==> flow/design.v <==
module dht11_reader (
  input rst_n,           
  input wire en,         
  input wire clk,        
  output reg [7:0] humidity,
  output reg [7:0] temperature,
  output wire data_ready
);
  reg [31:0] counter;    
  assign data_ready = 1'b0;
  always @(posedge clk or negedge rst_n) begin
    if (!rst_n) begin
      humidity <= 8'h28;
      temperature <= 8'h21;
      counter <= 0;
    end else if (en) begin
      counter <= counter + 1;
      if (counter >= 3_000_000) begin  
        counter <= 0;
        if (temperature < 35) begin
          temperature <= temperature + 1;
        end else begin
          temperature <= 30;
        end
        if (humidity < 45) begin
          humidity <= humidity + 1;
        end else begin
          humidity <= 40;
        end
      end
    end
  end
endmodule
module uart_tx(
  input  wire clk,               
  input  wire rst_n,             
  input  wire tx_start,          
  input  wire [7:0] tx_data,     
  output reg tx,                 
  output reg tx_done,            
  output reg tx_busy             
);
  parameter CLK_FREQ = 1_000_000;  
  parameter BAUD_RATE = 9600;
  localparam BIT_PERIOD = CLK_FREQ / BAUD_RATE;  
  reg [3:0] bit_index;      
  reg [15:0] clk_count;     
  reg [9:0] tx_shift_reg;   
  always @(posedge clk or negedge rst_n) begin
    if (!rst_n) begin
      tx <= 1;           
      tx_busy <= 0;
      bit_index <= 0;
      clk_count <= 0;
      tx_done <= 0;
    end else begin
      if (tx_start && !tx_busy) begin
        tx_shift_reg <= {1'b1, tx_data, 1'b0};  
        tx_busy <= 1'b1;
        bit_index <= 0;
        clk_count <= 0;
        tx_done <= 0;
      end
      if (tx_busy) begin
        if (clk_count < BIT_PERIOD - 1) begin
          clk_count <= clk_count + 1;
        end else begin
          clk_count <= 0;
          tx <= tx_shift_reg[bit_index];  
          bit_index <= bit_index + 1;
          if (bit_index == 9) begin
            tx_busy <= 1'b0;  
            tx_done <= 1;
          end
        end
      end
    end
  end
endmodule
module uart_rx (
  input wire clk,              
  input wire rst_n,            
  input wire rx,               
  output reg [7:0] data_out,   
  output reg rx_busy,          
  output reg done              
);
  parameter CLK_FREQ = 1_000_000;                  
  parameter BAUD_RATE = 9600;
  localparam BIT_PERIOD = CLK_FREQ / BAUD_RATE;    
  reg [9:0] rx_shift_reg;    
  reg [3:0] bit_index;       
  reg [15:0] clk_count;      
  always @(posedge clk or negedge rst_n) begin
    if (!rst_n) begin
      rx_busy <= 0;
      clk_count <= 0;
      bit_index <= 0;
      done <= 1'b0;  
    end else begin
      if (!rx_busy && !rx) begin
        rx_busy <= 1'b1;
        done <= 1'b0;
        clk_count <= BIT_PERIOD / 2;  
        bit_index <= 0;
      end
      if (rx_busy) begin
        if (clk_count < BIT_PERIOD - 1) begin
          clk_count <= clk_count + 1;
        end else begin
          clk_count <= 0;
          rx_shift_reg[bit_index] <= rx;  
          bit_index <= bit_index + 1;
          if (bit_index == 9) begin
            if (rx == 1'b1) begin  
              rx_busy <= 1'b0;
              done <= 1'b1;  
              data_out <= rx_shift_reg[8:1];  
            end else begin
              rx_busy <= 1'b0;  
              done <= 1'b0;
            end
          end
        end
      end else begin
        if (done) begin
          done <= 1'b0;  
        end
      end
    end
  end
endmodule
module uart_string(
  input wire clk_1Mhz,
  input wire rst_n,
  input wire [7: 0] temperature, 
  input wire [7: 0] humidity, 
  input wire rx,
  output wire tx,
  input wire en_tx,
  output reg tx_msg_done,
  input wire fan_state,
  input wire hum_state,
  output reg [7:0] chr_cmd,
  output reg [7:0] chr_val0,
  output reg [7:0] chr_val1,
  output reg       rx_msg_done   
);
  localparam SEND_INTERVAL = 1_000_000;  
  localparam IDLE = 2'b00, LOAD = 2'b01, TRANSMIT = 2'b10, DONE = 2'b11;
  wire tx_done, rx_done;
  reg [3:0] tx_index;   
  reg [7:0] tx_data;
  reg send_start;
  reg [31:0] timer_count;  
  wire tx_busy;
  reg [7:0] tx_msg [0:8];  
  reg [1:0] TX_STATE;
  always @(posedge clk_1Mhz or negedge rst_n) begin
    if (!rst_n) begin
      tx_msg[0] <= 8'h53;  
      tx_msg[1] <= 8'h3A;  
      tx_msg[2] <= 8'h30;  
      tx_msg[3] <= 8'h30;  
      tx_msg[4] <= 8'h30;  
      tx_msg[5] <= 8'h30;  
      tx_msg[6] <= 8'h30;  
      tx_msg[7] <= 8'h30;  
      tx_msg[8] <= 8'h2F;  
      tx_msg_done <= 1'b0;
      tx_index <= 0;
      send_start <= 1'b0;
      timer_count <= 0;
      TX_STATE <= IDLE;
    end else if (en_tx) begin
      case (TX_STATE)
        IDLE: begin
          tx_msg_done <= 1'b0;  
          if (!tx_busy) begin
            if (timer_count == SEND_INTERVAL) begin
              timer_count <= 0;
              TX_STATE <= LOAD;
            end else begin
              timer_count <= timer_count + 1;
            end
          end
        end
        LOAD: begin
          if (tx_index == 0) begin
            tx_msg[2] <= temperature / 10 + 8'h30;
            tx_msg[3] <= temperature % 10 + 8'h30;
            tx_msg[4] <= humidity / 10 + 8'h30;
            tx_msg[5] <= humidity % 10 + 8'h30;
            tx_msg[6] <= fan_state ? 8'h31 : 8'h30;  
            tx_msg[7] <= hum_state ? 8'h31 : 8'h30;  
          end
          tx_data <= tx_msg[tx_index];  
          send_start <= 1'b1;           
          TX_STATE <= TRANSMIT;
        end
        TRANSMIT: begin
          if (tx_done) begin
            send_start <= 1'b0;         
            if (tx_index < 8) begin
              tx_index <= tx_index + 1;
              TX_STATE <= LOAD;        
            end else begin
              tx_index <= 0;
              TX_STATE <= DONE;        
            end
          end
        end
        DONE: begin
          tx_msg_done <= 1'b1;          
          TX_STATE <= IDLE;            
        end
      endcase
    end
  end
  wire [7:0] rx_data;
  wire rx_busy;
  reg [5:0] RX_STATE;
  always @(posedge clk_1Mhz or negedge rst_n) begin
    if (!rst_n) begin
      RX_STATE <= 0;       
      rx_msg_done <= 1'b0;    
    end else if (!rx_busy && rx_done) begin
      case (RX_STATE)
        0: begin
          if (rx_data == 8'h41 || rx_data == 8'h42 || rx_data == 8'h43
              || rx_data == 8'h44 || rx_data == 8'h4C) begin
            RX_STATE <= 1;
            chr_cmd <= rx_data;
            rx_msg_done <= 1'b0;
          end else begin
            RX_STATE <= 0;  
          end
        end
        1: begin
          if ((rx_data >= 8'h30 && rx_data <= 8'h39) || rx_data == 8'h2D) begin  
            RX_STATE <= 2;
            chr_val0 <= rx_data;
          end
        end
        2: begin
          if (rx_data == 8'h3A) begin  
            RX_STATE <= 3;
          end
        end
        3: begin
          if (rx_data >= 8'h30 && rx_data <= 8'h39) begin  
            RX_STATE <= 4;
            chr_val1 <= rx_data;
          end
        end
        4: begin
          if (rx_data == 8'h0A || rx_data == 8'h2A || rx_data == 8'h2F) begin
            rx_msg_done <= 1'b1;
            RX_STATE <= 0;
          end
        end
      endcase
    end
    else if (rx_busy && !rx_done) begin
      rx_msg_done <= 1'b0;
    end
  end
  uart_tx uart_tx_inst(
    .clk(clk_1Mhz),
    .rst_n(rst_n),
    .tx_start(send_start),
    .tx_data(tx_data),
    .tx(tx),
    .tx_busy(tx_busy),
    .tx_done(tx_done)
  );
  uart_rx uart_rx_inst (
    .clk(clk_1Mhz),
    .rst_n(rst_n),
    .rx(rx),
    .data_out(rx_data),
    .rx_busy(rx_busy),
    .done(rx_done)
  );
endmodule
module i2c_writeframe(
    input       clk_1MHz,                
    input       rst_n,                   
    input       en_write,                
    input       start_frame,             
    input       stop_frame,              
    input [7:0] data,                    
    input       sda_in,                  
    output      sda_oe,                  
    output reg  scl,                     
    output      done,                    
    output reg  sda_en                   
);
    localparam  DELAY       = 10;        
    reg [20:0]  cnt;                     
    reg         cnt_clr;                 
    localparam  WaitEn      = 0,         
                PreStart    = 1,         
                Start       = 2,         
                AfterStart  = 3,         
                PreWrite    = 4,         
                WriteLow    = 5,         
                WriteHigh   = 6,         
                WriteDone   = 7,         
                WaitAck     = 8,         
                Ack1        = 9,         
                Ack2        = 10,        
                AckDone     = 11,        
                PreStop     = 12,        
                Stop        = 13,        
                Done        = 14;        
    reg [3:0]   state, next_state;
    reg [3:0]   bit_cnt;                 
    wire [2:0]  bit_idx = bit_cnt - 1'b1;    
    reg         sda_out;                 
    assign sda_oe = sda_en & ~sda_out;
    always @(posedge clk_1MHz, negedge rst_n) begin
        if (!rst_n)
            cnt <= 21'd0;
        else if (cnt_clr)
            cnt <= 21'd0;
        else
            cnt <= cnt + 1'b1;
    end
    always @(posedge clk_1MHz, negedge rst_n) begin
        if (!rst_n)
            state <= WaitEn;
        else
            state <= next_state;
    end
    always @(*) begin
        if (!rst_n)
            next_state = WaitEn;             
        else begin
            case (state)
                WaitEn:     next_state = en_write ? (start_frame ? PreStart : PreWrite) : WaitEn;
                PreStart:   next_state = (cnt == DELAY) ? Start : PreStart;
                Start:      next_state = (cnt == DELAY) ? AfterStart : Start;
                AfterStart: next_state = (cnt == DELAY) ? WriteLow : AfterStart;
                PreWrite:   next_state = (cnt == DELAY) ? WriteLow : PreWrite;
                WriteLow:   next_state = (cnt == DELAY) ? WriteHigh : WriteLow;
                WriteHigh:  next_state = (cnt == DELAY && bit_cnt == 4'd8) ? WriteDone : ((cnt == DELAY) ? WriteLow : WriteHigh);
                WriteDone:  next_state = (cnt == DELAY) ? WaitAck : WriteDone;
                WaitAck:    next_state = (sda_in == 1'b0) ? Ack1 : WaitAck;
                Ack1:       next_state = (cnt == DELAY) ? Ack2 : Ack1;
                Ack2:       next_state = (cnt == DELAY) ? AckDone : Ack2;
                AckDone:    next_state = (cnt == DELAY) ? (stop_frame ? PreStop : Done) : AckDone;
                PreStop:    next_state = (cnt == DELAY) ? Stop : PreStop;
                Stop:       next_state = (cnt == DELAY) ? Done : Stop;
                Done:       next_state = WaitEn;
                default:    next_state = WaitEn;
            endcase
        end
    end   
    always @(posedge clk_1MHz, negedge rst_n) begin
        if (!rst_n) begin                    
            sda_en  <= 1'b1;
            sda_out <= 1'b1;
            scl     <= 1'b1;
            cnt_clr <= 1'b1;
        end else begin
            case (state)
                WaitEn: begin
                    sda_en  <= 1'b1;         
                    cnt_clr <= 1'b1;         
                end
                PreStart: begin
                    sda_out <= 1'b1;                                 
                    scl     <= 1'b1;        
                    cnt_clr <= (cnt == DELAY-1) ? 1'b1 : 1'b0;       
                end
                Start: begin
                    sda_out <= 1'b0;                                 
                    cnt_clr <= (cnt == DELAY-1) ? 1'b1 : 1'b0;       
                end
                AfterStart: begin
                    scl     <= 1'b0;                                 
                    cnt_clr <= (cnt == DELAY-1) ? 1'b1 : 1'b0;       
                end
                PreWrite: begin
                    cnt_clr <= (cnt == DELAY-1) ? 1'b1 : 1'b0;       
                end
                WriteLow: begin
                    scl     <= 1'b0;                                 
                    sda_out <= data[3'd7-bit_idx];                   
                    cnt_clr <= (cnt == DELAY-1) ? 1'b1 : 1'b0;       
                end
                WriteHigh: begin
                    scl     <= 1'b1;                                 
                    cnt_clr <= (cnt == DELAY-1) ? 1'b1 : 1'b0;       
                end
                WriteDone: begin
                    scl     <= 1'b0;                                 
                    sda_en  <= 1'b0;                                 
                    cnt_clr <= (cnt == DELAY-1) ? 1'b1 : 1'b0;       
                end
                WaitAck: begin
                    cnt_clr <= 1'b1;                                 
                end
                Ack1: begin
                    scl     <= 1'b1;                                 
                    cnt_clr <= (cnt == DELAY-1) ? 1'b1 : 1'b0;       
                end
                Ack2: begin
                    scl     <= 1'b0;                                 
                    cnt_clr <= (cnt == DELAY-1) ? 1'b1 : 1'b0;       
                end
                AckDone: begin      
                    cnt_clr <= (cnt == DELAY-1) ? 1'b1 : 1'b0;       
                end
                PreStop: begin
                    scl     <= 1'b1;                                 
                    cnt_clr <= (cnt == DELAY-1) ? 1'b1 : 1'b0;       
                end   
                Stop: begin
                    sda_en  <= 1'b1;                                 
                    sda_out <= 1'b1;                                 
                    cnt_clr <= (cnt == DELAY-1) ? 1'b1 : 1'b0;       
                end
                Done: begin
                    cnt_clr <= 1'b1;                                 
                end
            endcase
        end
    end
    always @(posedge clk_1MHz, negedge rst_n) begin
        if (!rst_n)
            bit_cnt <= 4'd0;
        else begin
            case (state)
                WriteLow:   bit_cnt <= (cnt == 1'b0) ? bit_cnt + 1'b1 : bit_cnt;     
                WaitEn:     bit_cnt <= 4'd0;
                Done:       bit_cnt <= 4'd0;
                default:    bit_cnt <= bit_cnt;
            endcase
        end
    end
    assign done = (state == Done);
endmodule
module lcd_write_cmd_data(
    input       clk_1MHz,                    
    input       rst_n,                       
    input [7:0] data,                        
    input       cmd_data,                    
    input       ena,                         
    input [6:0] i2c_addr,                    
    input       sda_in,                      
    output      sda_oe,                      
    output      scl,                         
    output      done,                        
    output      sda_en
);
    localparam  DELAY               = 50;    
    reg [20:0]  cnt;                         
    reg         cnt_clr;                     
    localparam  WaitEn              = 0,     
                Write_Addr          = 1,     
                Wait_AddrDone       = 2,     
                Write_HighNibble1   = 3,     
                Wait_High1Done      = 4,     
                Delay_CMD1          = 5,     
                Write_HighNibble2   = 6,     
                Wait_High2Done      = 7,     
                Write_LowNibble1    = 8,     
                Wait_Low1Done       = 9,     
                Delay_CMD2          = 10,    
                Write_LowNibble2    = 11,    
                Wait_Low2Done       = 12,    
                Done                = 13;    
    reg [3:0]   state, next_state;
    reg         en_write;                    
    wire        en_i2cwrite = en_write;
    wire        i2c_done;                    
    reg [7:0]   i2c_data;                    
    reg         start_frame;                 
    reg         stop_frame;                  
    always @(posedge clk_1MHz, negedge rst_n) begin
        if (!rst_n)
            cnt <= 21'd0;
        else if (cnt_clr)
            cnt <= 21'd0;
        else
            cnt <= cnt + 1'b1;
    end
    always @(posedge clk_1MHz, negedge rst_n) begin
        if (!rst_n)
            state <= WaitEn;
        else
            state <= next_state;
    end
    always @(*) begin
        if (!rst_n)
            next_state = WaitEn;                 
        else begin
            case (state)
                WaitEn:             next_state = ena ? Write_Addr : WaitEn;
                Write_Addr:         next_state = Wait_AddrDone;
                Wait_AddrDone:      next_state = i2c_done ? Write_HighNibble1 : Wait_AddrDone;
                Write_HighNibble1:  next_state = Wait_High1Done;
                Wait_High1Done:     next_state = i2c_done ? Delay_CMD1 : Wait_High1Done;
                Delay_CMD1:         next_state = (cnt == DELAY) ? Write_HighNibble2 : Delay_CMD1;
                Write_HighNibble2:  next_state = Wait_High2Done;
                Wait_High2Done:     next_state = i2c_done ? Write_LowNibble1 : Wait_High2Done;
                Write_LowNibble1:   next_state = Wait_Low1Done;
                Wait_Low1Done:      next_state = i2c_done ? Delay_CMD2 : Wait_Low1Done;
                Delay_CMD2:         next_state = (cnt == DELAY) ? Write_LowNibble2 : Delay_CMD2;
                Write_LowNibble2:   next_state = Wait_Low2Done;
                Wait_Low2Done:      next_state = i2c_done ? Done : Wait_Low2Done;
                Done:               next_state = WaitEn;
                default:            next_state = WaitEn;
            endcase
        end
    end
    always @(posedge clk_1MHz, negedge rst_n) begin
        if (!rst_n) begin                    
            i2c_data <= 8'd0;
            en_write <= 1'b0;
            cnt_clr  <= 1'b1;
        end else begin
            case (state)
                WaitEn: begin
                    i2c_data    <= 8'd0;
                    en_write    <= 1'b0;
                    cnt_clr     <= 1'b1;
                end
                Write_Addr: begin
                    start_frame <= 1'b1;                 
                    stop_frame  <= 1'b0;
                    i2c_data    <= {i2c_addr, 1'b0};     
                    en_write    <= 1'b1;                 
                end
                Wait_AddrDone: begin
                    en_write    <= 1'b0;                 
                end
                Write_HighNibble1: begin
                    start_frame <= 1'b0;
                    stop_frame  <= 1'b0;
                    i2c_data    <= (data & 8'hF0) | 8'h0C | cmd_data;
                    en_write    <= 1'b1;                 
                end
                Wait_High1Done: begin
                    en_write    <= 1'b0;                 
                end
                Delay_CMD1: begin
                    cnt_clr     <= 1'b0;                 
                end
                Write_HighNibble2: begin
                    start_frame <= 1'b0;
                    stop_frame  <= 1'b0;
                    i2c_data    <= ((data & 8'hF0) | 8'h0C | cmd_data) & 8'hFB;
                    en_write    <= 1'b1;                 
                    cnt_clr     <= 1'b1;                 
                end
                Wait_High2Done: begin
                    en_write    <= 1'b0;                 
                end
                Write_LowNibble1: begin              
                    start_frame <= 1'b0;
                    stop_frame  <= 1'b0;
                    i2c_data    <= ((data & 8'h0F) << 4) | 8'h0C | cmd_data;
                    en_write    <= 1'b1;                
                end
                Wait_Low1Done: begin
                    en_write    <= 1'b0;                 
                end
                Delay_CMD2: begin
                    cnt_clr     <= 1'b0;                 
                end
                Write_LowNibble2: begin
                    start_frame <= 1'b0;
                    stop_frame  <= 1'b1;                 
                    i2c_data    <= (((data & 8'h0F) << 4) | 8'h0C | cmd_data) & 8'hFB;
                    en_write    <= 1'b1;                 
                    cnt_clr     <= 1'b1;                 
                end
                Wait_Low2Done: begin
                    en_write    <= 1'b0;                 
                end
            endcase
        end
    end
    assign done = (state == Done);
    i2c_writeframe i2c_writframe_inst(
        .clk_1MHz   (clk_1MHz),
        .rst_n      (rst_n),
        .en_write   (en_i2cwrite),
        .start_frame(start_frame),
        .stop_frame (stop_frame),
        .data       (i2c_data),
        .sda_in     (sda_in),
        .sda_oe     (sda_oe),
        .scl        (scl),
        .done       (i2c_done),
        .sda_en     (sda_en)
    );
endmodule
module lcd_display(
    input           clk_1MHz,                
    input           rst_n,                   
    input           ena,                     
    input           done_write,              
    input  [127:0]  row1,                    
    input  [127:0]  row2,                    
    output reg[7:0] data,                    
    output          cmd_data,                
    output reg      ena_write,               
    output          busy                     
);
    localparam  DELAY           = 50;        
    localparam  WaitEn          = 0,
                Write           = 1,
                WaitWrite       = 2,
                WaitDelay       = 3,
                Done            = 4;
    reg [2:0]   state, next_state;          
    reg [20:0]  cnt;                         
    reg         cnt_clr;                     
    wire [7:0]  cmd_data_array [0:39];
    assign cmd_data_array[0]    = 8'h02;     
    assign cmd_data_array[1]    = 8'h28;     
    assign cmd_data_array[2]    = 8'h0C;     
    assign cmd_data_array[3]    = 8'h06;     
    assign cmd_data_array[4]    = 8'h01;     
    assign cmd_data_array[5]    = 8'h80;     
    assign cmd_data_array[22]   = 8'hC0;     
    assign cmd_data_array[39]   = 8'h00;     
    generate
        genvar i;
        for (i = 1; i < 17; i=i+1) begin: for_name
            assign cmd_data_array[22-i] = row1[(i*8)-1:i*8-8];       
            assign cmd_data_array[39-i] = row2[(i*8)-1:i*8-8];       
        end
    endgenerate
    reg [5:0]   ptr;                         
    assign cmd_data = (ptr <= 6'd6 || ptr == 6'd23) ? 1'b0 : 1'b1;   
    assign busy = ~(state == WaitEn);
    always @(posedge clk_1MHz, negedge rst_n) begin
        if (!rst_n)
            cnt <= 21'd0;
        else if (cnt_clr)
            cnt <= 21'd0;
        else 
            cnt <= cnt + 1'b1;
    end
    always @(posedge clk_1MHz, negedge rst_n) begin
        if (!rst_n)
            state <= WaitEn;
        else
            state <= next_state;
    end
    always @(*) begin
        if (!rst_n)
            next_state = WaitEn;
        else begin
            case (state)
                WaitEn:     next_state = ena ? Write : WaitEn;
                Write:      next_state = WaitWrite;
                WaitWrite:  next_state = done_write ? WaitDelay : WaitWrite;
                WaitDelay:  next_state = (ptr == 6'd39) ? Done : ((cnt == DELAY) ? Write : WaitDelay);
                Done:       next_state = WaitEn;
                default:    next_state = WaitEn;
            endcase
        end
    end
    always @(posedge clk_1MHz, negedge rst_n) begin
        if (!rst_n) begin
            cnt_clr    <= 1'b1;
            ena_write  <= 1'b0;            
        end else begin
            case (state)
                WaitEn: begin
                    cnt_clr    <= 1'b1;                  
                    ena_write  <= 1'b0;                  
                end
                Write: begin
                    cnt_clr    <= 1'b1;                  
                    data       <= cmd_data_array[ptr];   
                    ena_write  <= 1'b1;                  
                end
                WaitWrite: begin
                    ena_write  <= 1'b0;                  
                end
                WaitDelay: begin
                    cnt_clr    <= 1'b0;
                end
            endcase
        end
    end
    always @(posedge clk_1MHz, negedge rst_n) begin
        if (!rst_n)
            ptr <= 6'd0;
        else if (state == WaitEn)
            ptr <= 6'd0;
        else if (state == Write)
            ptr <= ptr + 1'b1;
        else
            ptr <= ptr;
    end
endmodule
module lcd_16x2(
  input           clk_1MHz,
  input           rst_n,
  input           lcd_ena,
  input [127:0]   row1,
  input [127:0]   row2,
  output          busy,
  output          scl,
  input           sda_in,
  output          sda_oe,
  output          lcd_done
);
  localparam      i2c_addr = 7'h27;
  wire [7:0]      data;
  wire            cmd_data;
  wire            ena_write;
  lcd_display lcd_display_inst(
    .clk_1MHz           (clk_1MHz),
    .rst_n              (rst_n),
    .ena                (lcd_ena),
    .done_write         (lcd_done),
    .row1               (row1),
    .row2               (row2),
    .data               (data),
    .cmd_data           (cmd_data),
    .ena_write          (ena_write),
    .busy               (busy)
  );
  lcd_write_cmd_data lcd_write_cmd_data_inst(
    .clk_1MHz           (clk_1MHz),
    .rst_n              (rst_n),
    .data               (data),
    .cmd_data           (cmd_data),
    .ena                (ena_write),
    .i2c_addr           (i2c_addr),
    .sda_in             (sda_in),
    .sda_oe             (sda_oe),
    .scl                (scl),
    .done               (lcd_done)
  );
endmodule
module logic_controller(
  input   wire            clk,        
  input   wire            rst_n,
  input   wire  [7: 0]    temperature,
  input   wire  [7: 0]    humidity,
  output  reg             dht_en,
  input   wire            dht_data_ready,
  input   wire  [7:0]     chr_cmd,
  input   wire  [7:0]     chr_val0,
  input   wire  [7:0]     chr_val1,
  input   wire            rx_msg_done,
  input   wire            tx_msg_done,
  output  reg             en_tx,
  output  reg             lcd_en,    
  input   wire            lcd_done,  
  output  reg   [127:0]   lcd_row1,  
  output  reg   [127:0]   lcd_row2,  
  output  reg             led_fan,       
  output  reg             led_hum       
);
  localparam INTERVAL = 500_000;  
  integer interval_counter;
  reg [6:0] max_temp, min_temp, min_hum, max_hum;  
  reg [7:0] temp_tens, temp_units, humi_tens, humi_units;
  reg tick;  
  reg rx_msg_done_reg;
  always @(posedge clk or negedge rst_n) begin
    if (!rst_n) begin
      tick <= 1'b0;
      rx_msg_done_reg <= 1'b0;
      interval_counter <= 0;
      en_tx <= 1'b0;
      temp_tens <= 8'h00;
      temp_units <= 8'h00;
      humi_tens <= 8'h00;
      humi_units <= 8'h00;
      max_temp <= 34;  
      min_temp <= 1;  
      min_hum <= 42;  
      max_hum <= 63;  
      dht_en <= 1'b0;
      lcd_row1 <= "  Cold Storage  ";
      lcd_row2 <= "     Welcome    ";
      lcd_en <= 1'b1;
      led_fan <= 1'b0;
      led_hum <= 1'b0;
    end else begin
      if (lcd_done && lcd_en) begin
        lcd_en <= 1'b0;
      end
      if (interval_counter == INTERVAL) begin
        interval_counter <= 0;
        tick <= ~tick;
        if (tick) begin
          if (!dht_en) begin
            dht_en <= 1'b1;
          end
          en_tx <= 1'b1;
          update_leds();
          update_lcd();
        end else begin
          dht_en <= 1'b0;
        end
      end else begin
        interval_counter <= interval_counter + 1;
      end
      if (rx_msg_done && !rx_msg_done_reg) begin
        rx_msg_done_reg <= 1'b1;
        update_settings();
        if (chr_cmd != 8'h4C) begin  
          update_leds();
        end
      end else if (!rx_msg_done) begin
        rx_msg_done_reg <= 1'b0;
      end
      if (dht_en && dht_data_ready) begin
        dht_en <= 1'b0;
      end
      if (en_tx && tx_msg_done) begin
        en_tx <= 1'b0;
      end
    end
  end
  task update_settings;
    begin
      if (chr_cmd == 8'h4C) begin  
        led_fan <= (chr_val0 == 8'h31);  
        led_hum <= (chr_val1 == 8'h31);  
      end else if (chr_cmd == 8'h41) begin  
        if (chr_val0 == 8'h2D) begin  
          max_temp <= -1 * ((chr_val1 - 8'h30) * 10);
        end else begin
          max_temp <= ((chr_val0 - 8'h30) * 10) + (chr_val1 - 8'h30);
        end
      end else if (chr_cmd == 8'h42) begin  
        if (chr_val0 == 8'h2D) begin  
          min_temp <= -1 * ((chr_val1 - 8'h30) * 10);
        end else begin
          min_temp <= ((chr_val0 - 8'h30) * 10) + (chr_val1 - 8'h30);
        end
      end else if (chr_cmd == 8'h43) begin  
        if (chr_val0 == 8'h2D) begin  
          max_hum <= -1 * ((chr_val1 - 8'h30) * 10);
        end else begin
          max_hum <= ((chr_val0 - 8'h30) * 10) + (chr_val1 - 8'h30);
        end
      end else if (chr_cmd == 8'h44) begin  
        if (chr_val0 == 8'h2D) begin  
          min_hum <= -1 * ((chr_val1 - 8'h30) * 10);
        end else begin
          min_hum <= ((chr_val0 - 8'h30) * 10) + (chr_val1 - 8'h30);
        end
      end
      uart_rx_to_lcd();
    end
  endtask
  task update_leds;
    begin
      if (temperature > max_temp) begin
        led_fan <= 1'b1;  
      end else if (temperature < min_temp) begin
        led_fan <= 1'b0;  
      end else begin
        led_fan <= 1'b0;  
      end
      if (humidity < max_hum) begin
        led_hum <= 1'b1;  
      end else if (humidity > min_hum) begin
        led_hum <= 1'b0;  
      end else begin
        led_hum <= 1'b0;  
      end
    end
  endtask
  task update_lcd;
    begin
      temp_tens <= (temperature / 10) + 8'h30;   
      temp_units <= (temperature % 10) + 8'h30;  
      humi_tens <= (humidity / 10) + 8'h30;    
      humi_units <= (humidity % 10) + 8'h30;   
      if (temperature < 10) begin
        lcd_row1 <= { "Temp: 0", temp_units, " C      " };  
      end else begin
        lcd_row1 <= { "Temp: ", temp_tens, temp_units, " C      " };  
      end
      if (humidity < 10) begin
        lcd_row2 <= { "Humi: 0", humi_units, "%       " };   
      end else begin
        lcd_row2 <= { "Humi: ", humi_tens, humi_units, "%       " };   
      end
      lcd_en <= 1'b1;
    end
  endtask
  task uart_rx_to_lcd;
    begin
      lcd_row1 <= {"RX: ", chr_cmd, chr_val0, chr_val1, "         "};
      lcd_row2 <= {"Tem:", temp_tens, temp_units, "C Hum:", humi_tens, humi_units, "% "};
      interval_counter <= 0;  
      lcd_en <= 1'b1;
    end
  endtask
endmodule
module top_coldstorage(
  input         clk,           
  input         rst_n,         
  output        led_fan,       
  output        led_hum,       
  input         sda_lcd_in,
  output        sda_lcd_oe,
  output        scl_lcd,
  input         rx,
  output        tx
);
  wire clk_1MHz = clk;
  wire [127:0] lcd_row1, lcd_row2;
  wire lcd_en, lcd_done;
  wire [7:0] temperature, humidity;
  wire dht_en, dht_data_ready;
  wire [7:0] chr_cmd, chr_val0, chr_val1;
  wire rx_msg_done, en_tx, tx_msg_done;
  logic_controller logic_controller_inst(
    .clk(clk_1MHz),
    .rst_n(rst_n),
    .temperature(temperature),
    .humidity(humidity),
    .dht_en(dht_en),
    .dht_data_ready(dht_data_ready),
    .chr_cmd(chr_cmd),
    .chr_val0(chr_val0),
    .chr_val1(chr_val1),
    .en_tx(en_tx),
    .rx_msg_done(rx_msg_done),
    .tx_msg_done(tx_msg_done),
    .lcd_en(lcd_en),
    .lcd_done(lcd_done),
    .lcd_row1(lcd_row1),
    .lcd_row2(lcd_row2),
    .led_fan(led_fan),
    .led_hum(led_hum)
  );
  dht11_reader dht11_reader_inst(
    .clk(clk_1MHz),
    .rst_n(rst_n),
    .en(dht_en),
    .temperature(temperature),
    .humidity(humidity),
    .data_ready(dht_data_ready)
  );
  uart_string uart_string_inst(
    .clk_1Mhz(clk_1MHz),
    .rst_n(rst_n),
    .temperature(temperature),
    .humidity(humidity),
    .en_tx(en_tx),
    .tx_msg_done(tx_msg_done),
    .tx(tx),
    .rx(rx),
    .fan_state(led_fan),
    .hum_state(led_hum),
    .chr_cmd(chr_cmd),
    .chr_val0(chr_val0),
    .chr_val1(chr_val1),
    .rx_msg_done(rx_msg_done)
  );
  lcd_16x2 lcd_16x2_inst(
    .clk_1MHz(clk_1MHz),
    .rst_n(rst_n),
    .lcd_ena(lcd_en),
    .row1(lcd_row1),
    .row2(lcd_row2),
    .lcd_done(lcd_done),
    .sda_in(sda_lcd_in),
    .sda_oe(sda_lcd_oe),
    .scl(scl_lcd)
  );  
endmodule
# From RTL to reports: top_coldstorage

What the tools print for top_coldstorage, step after step.
Line numbers count from 1 in the design file above.
Cell names lack the library's common part.
Not given: -

Top module: top_coldstorage
Clock: clk
Cell library: sky130hd
Timing corner: tt_025C_1v80

# Word-level counts

Source: Yosys, flattened and elaborated. Widths are those after wreduce. Registers that Yosys merges into a memory's read port (data or address) are not register bits. Print and check cells do not count.

Add/subtract/negate cells: 25
Multipliers: 3
Div/mod/pow operators: 4
Magnitude comparators: 13
Equal/unequal tests: 123
Shift-type cells: 4
Mux-type cells: 146
Bitwise logic cells: 14
Reduce/logical cells: 95

Operators by type and width:

| operator                                                      | count |
| 32-bit by 31-bit multiplier with 6-bit output with constant A | 1 |
| 128-bit two-way mux                                           | 6 |
| 8-bit parallel mux with 40-bit select                         | 1 |
| 8-bit by 4-bit divider with 32-bit output with constant B     | 2 |
| 8-bit by 4-bit modulo with 32-bit output with constant B      | 2 |
| 80-bit two-way mux                                            | 2 |
| 32-bit two-way mux                                            | 4 |
| 32-bit by 3-bit multiplier with 31-bit output with constant B | 1 |
| 32-bit by 3-bit multiplier with 6-bit output with constant B  | 1 |
| 6-bit by 5-bit == test with 1-bit output with constant B      | 16 |
| 16-bit two-way mux                                            | 6 |
| 8-bit by 7-bit == test with 1-bit output with constant B      | 9 |
| 8-bit parallel mux with 9-bit select                          | 1 |
| 4-bit == test with constant B                                 | 17 |
| 32-bit by 1-bit adder with 32-bit output with constant B      | 2 |
| 32-bit by 20-bit == test with 1-bit output with constant B    | 2 |
| 21-bit by 1-bit adder with 21-bit output with constant B      | 3 |
| 21-bit two-way mux                                            | 3 |
| 1-bit two-way mux                                             | 62 |
| 4-bit two-way mux                                             | 15 |
| 8-bit by 6-bit == test with 1-bit output with constant B      | 7 |
| 4-bit parallel mux with 14-bit select                         | 1 |
| 4-bit parallel mux with 13-bit select                         | 1 |
| 4-bit by 3-bit == test with 1-bit output with constant B      | 12 |
| 6-bit by 4-bit == test with 1-bit output with constant B      | 8 |
| 6-bit == test with constant B                                 | 8 |
| 8-bit parallel mux with 6-bit select                          | 1 |
| 21-bit by 4-bit == test with 1-bit output with constant B     | 2 |

Other operator kinds: 82; their cells: 231.

Bits in registers: 697
Bits in latches: 0
Bits in writable memories: 0
Memory bits (read-only): 0
Clocked read ports x word width: 0
Memories kept: 0
Bits of input ports: 4
Output and inout port bits: 5
Elaborated cells: 495

# Logic depth

Depth = most cells in a row (Yosys ltp): at word level without a register or memory, in the mapped netlist without a sequential cell, where the memories' decode and read muxes count.

Depth in word-level cells: 8
ABC_AREA: 1
Gate-level depth with buffers: 35
Depth with buffers taken out: 35

# Mapped cells and area

Source: synth_stat.txt of the flow (Yosys; design flattened, memories mapped). It holds for the ABC_AREA given above (unset counts as 0); a run with the other value may have another netlist.

Cell count: 3214
Mapped area: 26995.9 µm²
Sequential area: 13520.5 µm²
Flip-flop cells: 524
Buffers: 53

Cell types:

| cell     | count | area in all (µm²) |
| dfrtp_1  | 396   | 9.91E+03 |
| inv_1    | 561   | 2105.77 |
| edfxtp_1 | 66    | 1.98E+03 |
| nand2_1  | 518   | 1.94E+03 |
| dfstp_2  | 62    | 1.63E+03 |
| nor2_1   | 374   | 1.4E+03 |
| ha_1     | 84    | 1.05E+03 |
| o21ai_0  | 200   | 1000.96 |
| nand3_1  | 171   | 855.821 |
| a21oi_1  | 140   | 700.672 |
| nor3_1   | 108   | 540.518 |
| xor2_1   | 50    | 437.92 |
| o22ai_1  | 66    | 412.896 |
| nor4_1   | 58    | 362.848 |
| nand4_1  | 57    | 356.592 |
| clkbuf_1 | 48    | 180.173 |
| a221oi_1 | 17    | 148.893 |
| xnor2_1  | 17    | 148.893 |

Other cell types: 48; their cells: 221.

# Path before layout

Source: OpenSTA report_checks on the synthesized netlist (no wires, ideal clock, input and output delay 20% of the period each), path of least setup slack; recovery checks are left aside. Register names are those of the netlist, which keeps one name where synthesis merged equal registers.

Path type: register -> register
Start: reg uart_string_inst.chr_val1[1]
End: reg logic_controller_inst.max_hum[6]
Clock period: 10.0 ns
Setup time: 0.125 ns
Launch time at the first pin: 0.000 ns
Data arrival time: 3.978 ns
Required time: 9.875 ns
Slack: 5.897 ns
Path delay: 4.103 ns
Stages on the path: 17
Path buffers: 0
Synthesis period reached: 4.103 ns

"path delay" = arrival - input delay + setup time.
"stages on the path": output pins that drive a net of the path, with the launching flip-flop's if there is one; two outputs of one cell count as two.
"synthesis period reached" is the clock period less the worst setup slack; recovery checks do not enter. This is arithmetic on one report: input and output delays are still those of the set period (20% each).
Between the ends stands the longest chain of elaborated cells between them, by number of cells; it is not shown to be the way that was timed. Of several equally long chains one is given.
Each line given opens the expression or statement behind the cell; cells for indexed reads and writes are added by Yosys, which also makes memories of some case tables.

Cell sequence: edfxtp_1 -> ha_1 -> ha_1 -> inv_1 -> fa_1 -> inv_1 -> ha_1 -> ha_1 -> fa_1 -> fa_1 -> xnor2_1 -> xor2_1 -> xnor2_1 -> a21oi_1 -> o21ai_0 -> o21ai_0 -> mux2_2
Cells in the longest elaborated chain: 4
Elaborated cells on any way between the ends: 5
Those cells by class: add/sub (2); mul (2); mux (1)

RTL lines, path post-synthesis:

| item                                          | RTL line | text |
| start: declaration                            | 146      | `output reg [7:0] chr_val1,` |
| start: assignment                             | 253      | `chr_val1 <= rx_data;` |
| 8-bit by 6-bit subtractor with 9-bit output   | 848      | `max_hum <= -1 * ((chr_val1 - 8'h30) * 10);` |
| 32-bit by 3-bit multiplier with 31-bit output | 848      |  |
| 32-bit by 31-bit multiplier with 6-bit output | 848      |  |
| 7-bit two-way mux                             | 847      | `if (chr_val0 == 8'h2D) begin` |
| end: assignment                               | 785      | `max_hum <= 63;` |
| end: declaration                              | 768      | `reg [6:0] max_temp, min_temp, min_hum, max_hum;` |

# Worst path after layout

Path of least setup slack in the final report of flow run A (OpenROAD, finished layout, wires in). Where an end is a register, its clock arrival counts in the times.

Path type: register -> register
Start: reg uart_string_inst.chr_val1[3]
End: reg logic_controller_inst.max_hum[6]
Clock period: 3.14 ns
Setup time: 0.10 ns
Launch time at the first pin: 0.58 ns
Data arrival time: 4.45 ns
Required time: 3.62 ns
Slack: -0.83 ns
Stages on the path: 17
Path buffers: 0

Between the ends stands the longest chain of elaborated cells between them, by number of cells; it is not shown to be the way that was timed. Of several equally long chains one is given.

Cell sequence: edfxtp_1 -> ha_1 -> ha_2 -> inv_2 -> fa_1 -> inv_2 -> ha_4 -> ha_4 -> fa_1 -> fa_2 -> xnor2_2 -> xor2_1 -> xnor2_1 -> a21oi_1 -> o21ai_1 -> o21ai_1 -> mux2_2
Cells in the longest elaborated chain: 4
Elaborated cells on any way between the ends: 5
Those cells by class: add/sub (2); mul (2); mux (1)

RTL lines, path after layout:

| item                                          | RTL line | text |
| start: declaration                            | 146      | `output reg [7:0] chr_val1,` |
| start: assignment                             | 253      | `chr_val1 <= rx_data;` |
| 8-bit by 6-bit subtractor with 9-bit output   | 848      | `max_hum <= -1 * ((chr_val1 - 8'h30) * 10);` |
| 32-bit by 3-bit multiplier with 31-bit output | 848      |  |
| 32-bit by 31-bit multiplier with 6-bit output | 848      |  |
| 7-bit two-way mux                             | 847      | `if (chr_val0 == 8'h2D) begin` |
| end: assignment                               | 785      | `max_hum <= 63;` |
| end: declaration                              | 768      | `reg [6:0] max_temp, min_temp, min_hum, max_hum;` |

Module top_coldstorage, platform sky130hd: 2 stored runs of the flow (Yosys, OpenROAD) with differing settings, in no particular order. Input and output delays are each 20% of the period that was set; the output load is 0.01 pF.
"clock period achieved": clock period set for the run, less the worst setup slack. It is reckoned from that one timing run; input and output delays stay at 20% of the period that was set.
"time used up by the worst setup path": the worst setup path's part of the clock period (all of it between registers, 20% less for each end at a port) less its slack. A launch clock that arrives late makes it longer, a capture clock that arrives late makes it shorter.
"total power after layout" rests on the timing tool's default activity at the inputs, not on a simulated workload.

## Flow run A

==> flow/run.sh <==
#!/bin/bash
# the make line also repeats the synthesis and layout settings of config.mk as NAME=value (left out here)
make -C /OpenROAD-flow-scripts/flow DESIGN_CONFIG=/design/flow/config.mk WORK_HOME=/design/flow/orfs CLKGATE_MAP_FILE= finish
==> flow/config.mk <==
export PLATFORM = sky130hd
export DESIGN_NAME = top_coldstorage
export DESIGN_NICKNAME = top_coldstorage
export VERILOG_FILES = /design/flow/design.v
export SDC_FILE = /design/flow/constraint.sdc
export NUM_CORES = 4
export LEC_CHECK = 0
export ABC_AREA = 1
export CAP_MARGIN = 20
export CORE_ASPECT_RATIO = 0.73
export CORE_MARGIN = 5
export CORE_UTILIZATION = 54
export CTS_CLUSTER_DIAMETER = 216
export CTS_CLUSTER_SIZE = 28
export GPL_ROUTABILITY_DRIVEN = 1
export GPL_TIMING_DRIVEN = 0
export HOLD_SLACK_MARGIN = 0.13
export MAX_ROUTING_LAYER = met5
export MIN_ROUTING_LAYER = met1
export PLACE_DENSITY_LB_ADDON = 0.06
export SETUP_SLACK_MARGIN = -0.02
export SLEW_MARGIN = 15
==> flow/constraint.sdc <==
create_clock -name core_clock -period 3.14 [get_ports {clk}]
set_input_delay 0.6280 -clock core_clock [delete_from_list [all_inputs] [get_ports {clk}]]
set_output_delay 0.6280 -clock core_clock [all_outputs]
set_load 0.01 [all_outputs]

| result of flow run A | value |
|---|---|
| time used up by the worst setup path | 3.97 ns |
| kind of the worst setup path | register -> register |
| standard-cell area after routing | 30553.1 µm² |
| netlist area reported by Yosys | 26995.9 µm² |
| total power after layout | 13508 uW |
| clock period achieved | 3.971 ns |
| worst setup slack after layout | -0.831 ns |
| final setup TNS | -12.551 ns |
| die size | 54619.2 µm² |

## Flow run B

==> flow/run.sh <==
#!/bin/bash
# the make line also repeats the synthesis and layout settings of config.mk as NAME=value (left out here)
make -C /OpenROAD-flow-scripts/flow DESIGN_CONFIG=/design/flow/config.mk WORK_HOME=/design/flow/orfs CLKGATE_MAP_FILE= finish
==> flow/config.mk <==
export PLATFORM = sky130hd
export DESIGN_NAME = top_coldstorage
export DESIGN_NICKNAME = top_coldstorage
export VERILOG_FILES = /design/flow/design.v
export SDC_FILE = /design/flow/constraint.sdc
export NUM_CORES = 4
export LEC_CHECK = 0
export CAP_MARGIN = 20
export CORE_MARGIN = 2
export CORE_UTILIZATION = 40
export SETUP_SLACK_MARGIN = 1.46
export SLEW_MARGIN = 20
==> flow/constraint.sdc <==
create_clock -name core_clock -period 5.41 [get_ports {clk}]
set_input_delay 1.0820 -clock core_clock [delete_from_list [all_inputs] [get_ports {clk}]]
set_output_delay 1.0820 -clock core_clock [all_outputs]
set_load 0.01 [all_outputs]

| result of flow run B | value |
|---|---|
| time used up by the worst setup path | 4.22 ns |
| kind of the worst setup path | register -> register |
| standard-cell area after routing | 30965.9 µm² |
| netlist area reported by Yosys | 27254.9 µm² |
| total power after layout | 8632 uW |
| clock period achieved | 4.220 ns |
| worst setup slack after layout | 1.190 ns |
| final setup TNS | 0.000 ns |
| die size | 70240.9 µm² |
